==> flow/design.v <==
`timescale 1ns / 1ps
module microprocessor(
  input             clk,
  input             sys_rst,
  input      [15:0] din,
  output     [15:0] dout,
  output     [15:0] imem_addr,
  input      [31:0] imem_data,
  output     [15:0] dmem_addr,
  output            dmem_we,
  input      [15:0] dmem_rdata,
  output            halted
);
reg [31:0] IR;             
reg [15:0] GPR [31:0];     
reg [15:0] SGPR;           
reg [15:0] PC;
reg sign, zero, overflow, carry;
reg jmp_flag;
reg stop;
localparam [2:0] idle            = 3'd0;   
localparam [2:0] fetch_inst      = 3'd1;   
localparam [2:0] dec_exec_inst   = 3'd2;   
localparam [2:0] next_inst       = 3'd3;   
localparam [2:0] sense_halt      = 3'd4;   
reg [2:0] state, next_state;
wire [15:0] src1 = GPR[IR[21:17]];
wire [15:0] src2 = IR[16] ? IR[15:0] : GPR[IR[15:11]];
wire [15:0] rdv  = GPR[IR[26:22]];
wire [16:0] sum     = {1'b0, src1} + {1'b0, src2};
wire [15:0] diff    = src1 - src2;
wire [31:0] mul_res = src1 * src2;
wire [15:0] quot    = (src2 == 16'd0) ? 16'hFFFF : (src1 / src2);
reg        wr_en;
reg [15:0] wr_val;
reg        jmp_n;
reg        stop_n;
always @(*) begin
  wr_en  = 1'b1;
  wr_val = rdv;
  jmp_n  = 1'b0;
  stop_n = 1'b0;
  case (IR[31:27])
    5'b00000 : wr_val = SGPR;
    5'b00001     : wr_val = IR[16] ? IR[15:0] : src1;
    5'b00010     : wr_val = sum[15:0];
    5'b00011     : wr_val = diff;
    5'b00100     : wr_val = mul_res[15:0];
    5'b00101     : wr_val = quot;
    5'b00110     : wr_val = src1 | src2;
    5'b00111    : wr_val = src1 & src2;
    5'b01000    : wr_val = src1 ^ src2;
    5'b01001   : wr_val = src1 ~^ src2;
    5'b01010   : wr_val = ~(src1 & src2);
    5'b01011    : wr_val = ~(src1 | src2);
    5'b01100    : wr_val = IR[16] ? ~IR[15:0] : ~src1;
    5'b01111 : wr_val = dmem_rdata;
    default  : wr_en = 1'b0;
  endcase
  case (IR[31:27])
    5'b10000        : jmp_n = 1'b1;
    5'b10001      : jmp_n = carry;
    5'b10011       : jmp_n = sign;
    5'b10101       : jmp_n = zero;
    5'b10111   : jmp_n = overflow;
    5'b10010    : jmp_n = ~carry;
    5'b10100     : jmp_n = ~sign;
    5'b10110     : jmp_n = ~zero;
    5'b11000 : jmp_n = ~overflow;
    5'b11001        : stop_n = 1'b1;
    default      : ;
  endcase
end
wire [15:0] rd_new = wr_en ? wr_val : rdv;
wire sign_n  = (IR[31:27] == 5'b00100) ? mul_res[31] : rd_new[15];
wire zero_n  = (IR[31:27] == 5'b00100) ? ~(|mul_res) : ~(|rd_new);
wire carry_n = (IR[31:27] == 5'b00010) ? sum[16] : 1'b0;
wire ovf_n   = (IR[31:27] == 5'b00010) ? ((~src1[15] & ~src2[15] & rd_new[15]) | (src1[15] & src2[15] & ~rd_new[15])) :
               (IR[31:27] == 5'b00011) ? ((~src1[15] & src2[15] & rd_new[15]) | (src1[15] & ~src2[15] & ~rd_new[15])) :
               1'b0;
always @(posedge clk) begin
  if (sys_rst)
    state <= idle;
  else
    state <= next_state;
end
always @(*) begin
  case (state)
    idle            : next_state = fetch_inst;
    fetch_inst      : next_state = dec_exec_inst;
    dec_exec_inst   : next_state = next_inst;
    next_inst       : next_state = sense_halt;
    sense_halt      : next_state = stop ? sense_halt : fetch_inst;
    default         : next_state = idle;
  endcase
end
always @(posedge clk) begin
  if (sys_rst) begin
    sign     <= 1'b0;
    zero     <= 1'b0;
    overflow <= 1'b0;
    carry    <= 1'b0;
    jmp_flag <= 1'b0;
    stop     <= 1'b0;
  end else begin
    case (state)
      idle: begin
        IR <= 32'h0;
        PC <= 16'd0;
      end
      fetch_inst: begin
        IR <= imem_data;
      end
      dec_exec_inst: begin
        if (wr_en)
          GPR[IR[26:22]] <= wr_val;
        if (IR[31:27] == 5'b00100)
          SGPR <= mul_res[31:16];
        sign     <= sign_n;
        zero     <= zero_n;
        carry    <= carry_n;
        overflow <= ovf_n;
        jmp_flag <= jmp_n;
        stop     <= stop_n;
      end
      next_inst: begin
        PC <= jmp_flag ? IR[15:0] : PC + 16'd1;
      end
      default: ;
    endcase
  end
end
assign imem_addr = PC;
assign dmem_addr = IR[15:0];
assign dmem_we   = (state == dec_exec_inst) && ((IR[31:27] == 5'b01101) || (IR[31:27] == 5'b01110));
assign dout      = (IR[31:27] == 5'b01110) ? din : src1;
assign halted    = stop;
endmodule
# Tool chain data of microprocessor
# The steps from the RTL of microprocessor to its reports follow in flow order.
# Lines are those of the file above, counted from 1.
# Operators carry their Yosys type and port widths (W data, S select, Z words).
# Not given: --
[inputs] top="microprocessor" clock_port="clk" library="sky130hd" corner="tt_025C_1v80"

# Elaborated design
# Source: Yosys, flattened and elaborated, memories not mapped. Widths are those after wreduce. Print and check cells do not count. Equal cells are merged and count once.
# Yosys's memory passes give these memory sizes; they may raise the number of words (mostly to a power of two), join words into wider ones and drop unused or constant bits.
[word_totals] regBits=73 ram_bits=512 clocked_rd_ports_x_width=48 memories=1 out_inout_bits=50
[op_classes] n_addsub=3 n_mul=1 div=1 eq_ne=29 n_mux=32 n_logic=28 n_reduce_logical=13
[mem_list] name="GPR" size=32 word_bits=16 read_ports=3 write_ports=1 line_no=15 rtl="reg [15:0] GPR [31:0];"
[op_table] op="$mul A16 B16 Y32" count=1
[op_table] op="$div A16 B16 Y16" count=1
[op_table] op="$pmux W16 S14" count=1
[op_table] op="$mux W16" count=10
[op_table] op="$not A16 Y16" count=4
[op_table] op="$pmux W32 S2" count=1
[op_table] op="$eq A5 B5 Y1 const B" count=10
[op_table] op="$eq A5 B4 Y1 const B" count=8
[op_table] op="$reduce_or A32 Y1" count=1
[op_table] op="$pmux W16 S2" count=1
[op_table] op="$mux W5" count=6
[op_table] op="$eq A5 B3 Y1 const B" count=4
[op_table] op="$add A16 B16 Y17" count=1
[op_table] op="$add A16 B1 Y16 const B" count=1
[op_table] op="$sub A16 B16 Y16" count=1
[op_table] op="$and A16 B16 Y16" count=1
[op_table] op="$or A16 B16 Y16" count=1
[op_table] op="$xnor A16 B16 Y16" count=1
[op_table] op="$xor A16 B16 Y16" count=1
[op_table] op="$logic_not A16 Y1" count=1
[op_table] op="$reduce_or A16 Y1" count=1
[op_table] op="$pmux W3 S5" count=1
[op_table] op="$reduce_or A14 Y1" count=1
[op_table] op="$not A1 Y1" count=10
[op_table] op="$eq A5 B2 Y1 const B" count=2
[op_table] op="$mux W1" count=10
[op_table] op="$pmux W1 S9" count=1
[op_table] op="$and A1 B1 Y1" count=8
# Not listed: further kinds 13, cells in them 17.

# Depth
# Depth = most cells in a row (Yosys ltp): at word level without a register or memory, in the mapped netlist without a sequential cell, where the memories' decode and read muxes count.
[depth] depth_word=10 abc_area=1 mapped_depth=263

# Mapped cells and area
# The flow's flattened synthesis, as Yosys stat reports it; memories are mapped. The netlist is that of the ABC_AREA named above (0 if unset); the other value can give another one.
[synth_totals] cells=6638 yosys_area_um2=51648.3 seqArea_um2=17817.1 ff_cells=602
[types] type="sky130_fd_sc_hd__edfxtp_1" count=576
[types] type="sky130_fd_sc_hd__nand2_1" count=1551
[types] type="sky130_fd_sc_hd__nand3_1" count=816
[types] type="sky130_fd_sc_hd__fa_1" count=196
[types] type="sky130_fd_sc_hd__ha_1" count=293
[types] type="sky130_fd_sc_hd__o21ai_0" count=544
[types] type="sky130_fd_sc_hd__nor2_1" count=674
[types] type="sky130_fd_sc_hd__inv_1" count=562
[types] type="sky130_fd_sc_hd__o221ai_1" count=143
[types] type="sky130_fd_sc_hd__clkbuf_1" count=257
[types] type="sky130_fd_sc_hd__a21oi_1" count=192
[types] type="sky130_fd_sc_hd__o211ai_1" count=71
[types] type="sky130_fd_sc_hd__dfxtp_1" count=26
[types] type="sky130_fd_sc_hd__xor2_1" count=57
[types] type="sky130_fd_sc_hd__xnor2_1" count=52
[types] type="sky130_fd_sc_hd__buf_6" count=35
[types] type="sky130_fd_sc_hd__buf_4" count=40
[types] type="sky130_fd_sc_hd__buf_2" count=57
# Not listed: further types 49, cells in them 496.

# Timing after synthesis
# Path of least setup slack by OpenSTA after synthesis, without wires, with an ideal clock, recovery checks aside; 20% of the period is set as input and as output delay. Where synthesis merged equal registers, the netlist keeps one of their names.
[synth_timing] kind="register -> register" from="register (no name shown)" to="register zero" clock_period_ns=30.0 setup_time_ns=0.119 arrival_time_ns=30.712 setup_slack_ns=-0.832 path_delay_ns=30.831 path_stages=256 synth_period_reached_ns=30.832
# "path_delay_ns" is the arrival time less input delay plus setup time.
# "path_stages" counts driving pins, that of a launching flip-flop among them; a cell with two outputs on the path counts twice.
# "synth_period_reached_ns" = period - worst setup slack (recovery checks aside). The figure is calculated, with input and output delays left at 20% of the set period.
[synth_via] path_cell_list="sky130_fd_sc_hd__dfxtp_1 > sky130_fd_sc_hd__buf_6 > sky130_fd_sc_hd__inv_4 > sky130_fd_sc_hd__buf_8 > sky130_fd_sc_hd__buf_6 > sky130_fd_sc_hd__buf_6 > sky130_fd_sc_hd__buf_6 > sky130_fd_sc_hd__buf_4 > sky130_fd_sc_hd__buf_4 > sky130_fd_sc_hd__nor2_1 > sky130_fd_sc_hd__o221ai_1 > sky130_fd_sc_hd__nand3_1 > sky130_fd_sc_hd__a221o_1 > sky130_fd_sc_hd__nand2_2 > sky130_fd_sc_hd__inv_2 > sky130_fd_sc_hd__ha_1 > sky130_fd_sc_hd__nand2_1 > sky130_fd_sc_hd__nor2_1 > [... 220 more ...] > sky130_fd_sc_hd__ha_1 > sky130_fd_sc_hd__inv_1 > sky130_fd_sc_hd__nor2_1 > sky130_fd_sc_hd__o21a_1 > sky130_fd_sc_hd__o21a_1 > sky130_fd_sc_hd__o21a_1 > sky130_fd_sc_hd__o21ai_0 > sky130_fd_sc_hd__nand2_1 > sky130_fd_sc_hd__a21oi_1 > sky130_fd_sc_hd__o211ai_1 > sky130_fd_sc_hd__a21oi_1 > sky130_fd_sc_hd__o211ai_1 > sky130_fd_sc_hd__nand2_1 > sky130_fd_sc_hd__a41oi_1 > sky130_fd_sc_hd__nor2_1 > sky130_fd_sc_hd__and3_1 > sky130_fd_sc_hd__nand3_1 > sky130_fd_sc_hd__a21oi_1"
[synth_lines] item="end, assigned" line_no=100 rtl="zero     <= 1'b0;"
[synth_lines] item="end, assigned" line_no=120 rtl="zero     <= zero_n;"
[synth_lines] item="end, declared" line_no=18 rtl="reg sign, zero, overflow, carry;"
# No chain of elaborated cells between the ends is given.
# Nets of the timed path that keep an RTL name, with a line that drives or declares them; the list need not be complete.
[synth_nets] signal="wr_val[0]" line_no=43 rtl="case (IR[31:27])"

# Timing after layout
# From the final timing report of run 1: the path of least setup slack in the routed layout; clock arrival at registers is part of the times.
[layout_timing] kind="register -> register" from="register (no name shown)" to="memory GPR[6][0]" clock_period_ns=25.8 setup_time_ns=0.22 arrival_time_ns=32.15 setup_slack_ns=-5.93 path_stages=238
[layout_via] path_cell_list="sky130_fd_sc_hd__dfxtp_1 > sky130_fd_sc_hd__inv_2 > sky130_fd_sc_hd__clkbuf_2 > sky130_fd_sc_hd__nand3_1 > sky130_fd_sc_hd__nand2_1 > sky130_fd_sc_hd__nand2_1 > sky130_fd_sc_hd__nand3_1 > sky130_fd_sc_hd__nand2_1 > sky130_fd_sc_hd__clkbuf_2 > sky130_fd_sc_hd__inv_1 > sky130_fd_sc_hd__ha_1 > sky130_fd_sc_hd__nand2_4 > sky130_fd_sc_hd__nor2_4 > sky130_fd_sc_hd__nand3_2 > sky130_fd_sc_hd__nand2_2 > sky130_fd_sc_hd__nand2_2 > sky130_fd_sc_hd__nand2_2 > sky130_fd_sc_hd__inv_2 > [... 202 more ...] > sky130_fd_sc_hd__o21ai_2 > sky130_fd_sc_hd__ha_1 > sky130_fd_sc_hd__a21oi_2 > sky130_fd_sc_hd__nor2_1 > sky130_fd_sc_hd__o21a_1 > sky130_fd_sc_hd__o21a_1 > sky130_fd_sc_hd__o21a_1 > sky130_fd_sc_hd__o21ai_1 > sky130_fd_sc_hd__nand2_1 > sky130_fd_sc_hd__a21oi_2 > sky130_fd_sc_hd__o211ai_1 > sky130_fd_sc_hd__a21oi_2 > sky130_fd_sc_hd__o211ai_1 > sky130_fd_sc_hd__nand2_2 > sky130_fd_sc_hd__a41oi_4 > sky130_fd_sc_hd__buf_4 > sky130_fd_sc_hd__buf_12 > sky130_fd_sc_hd__buf_16"
[layout_lines] item="end, declared" line_no=15 rtl="reg [15:0] GPR [31:0];"
# No chain of elaborated cells between the ends is given.
# Nets of the timed path that keep an RTL name, with a line that drives or declares them; the list need not be complete.
[layout_nets] signal="wr_val[0]" line_no=43 rtl="case (IR[31:27])"

# Stored flow runs of microprocessor (4 of them; Yosys, OpenROAD, sky130hd). They differ in their settings and are not a sequence. Constraints: input delay and output delay 20% of the set period each, output load 0.01 pF.
# "clock_period_reached_ns" means the clock period less the worst setup slack. The figure is calculated, with input and output delays left at 20% of the set period.
# "critical_path_time_ns": the worst setup path's part of the clock period (all of it between registers, 20% less for each end at a port) less its slack. A launch clock that arrives late makes it longer, a capture clock that arrives late makes it shorter.
# By "power_total_uw" is meant OpenSTA's value without simulated activity: inputs other than the clock are taken to toggle once in ten clock periods, and the tool carries that through the logic.
run="run 1" settings ABC_AREA=1 CAP_MARGIN=0 CELL_PAD_IN_SITES_GLOBAL_PLACEMENT=1 CORE_ASPECT_RATIO=0.92 CORE_UTILIZATION=25 CTS_CLUSTER_DIAMETER=182 CTS_CLUSTER_SIZE=49 GPL_ROUTABILITY_DRIVEN=1 GPL_TIMING_DRIVEN=0 HOLD_SLACK_MARGIN=0.22 PLACE_DENSITY_LB_ADDON=0.26 SETUP_SLACK_MARGIN=-0.78 SLEW_MARGIN=0 period_ns=25.8 CORE_MARGIN=2
run="run 1" results critical_path_time_ns=31.73 timing.worst_path_kind="register -> register" worst_setup_slack_ns=-5.929 power_total_uw=9133 design.die.area_um2=210248.0 synth_chip_area_um2=51648.3 total_negative_slack_ns=-374.308 clock_period_reached_ns=31.729 worst_hold_slack_ns=0.487 final_util_frac=0.31 finish.stdcell_area_um2=63862.5
run="run 2" settings CORE_UTILIZATION=30 period_ns=26.2 CAP_MARGIN=20 CORE_MARGIN=2 SLEW_MARGIN=20
run="run 2" results critical_path_time_ns=28.52 timing.worst_path_kind="register -> register" worst_setup_slack_ns=-2.322 power_total_uw=9344 design.die.area_um2=172482.0 synth_chip_area_um2=50752.4 total_negative_slack_ns=-112.725 clock_period_reached_ns=28.522 worst_hold_slack_ns=0.469 final_util_frac=0.4 finish.stdcell_area_um2=67045.6
run="run 3" settings ABC_AREA=1 CAP_MARGIN=15 CORE_ASPECT_RATIO=0.72 CORE_MARGIN=6 CORE_UTILIZATION=30 CTS_CLUSTER_DIAMETER=152 GPL_ROUTABILITY_DRIVEN=1 GPL_TIMING_DRIVEN=0 MIN_ROUTING_LAYER="met2" PLACE_DENSITY_LB_ADDON=0.24 SETUP_SLACK_MARGIN=5.0 SLEW_MARGIN=15 period_ns=19.5
run="run 3" outcome="no final report: routing broke off with GRT-0116"
run="run 4" settings CAP_MARGIN=15 CORE_ASPECT_RATIO=0.72 CORE_MARGIN=6 CORE_UTILIZATION=30 CTS_CLUSTER_DIAMETER=152 GPL_ROUTABILITY_DRIVEN=1 GPL_TIMING_DRIVEN=1 HOLD_SLACK_MARGIN=0.16 MIN_ROUTING_LAYER="met2" PLACE_DENSITY_LB_ADDON=0.24 SETUP_SLACK_MARGIN=5.0 period_ns=19.5 SLEW_MARGIN=20
run="run 4" results critical_path_time_ns=29.69 timing.worst_path_kind="register -> register" worst_setup_slack_ns=-10.191 power_total_uw=13525 design.die.area_um2=179322.0 synth_chip_area_um2=50752.4 total_negative_slack_ns=-1111.210 clock_period_reached_ns=29.691 worst_hold_slack_ns=0.447 final_util_frac=0.411 finish.stdcell_area_um2=68635.8
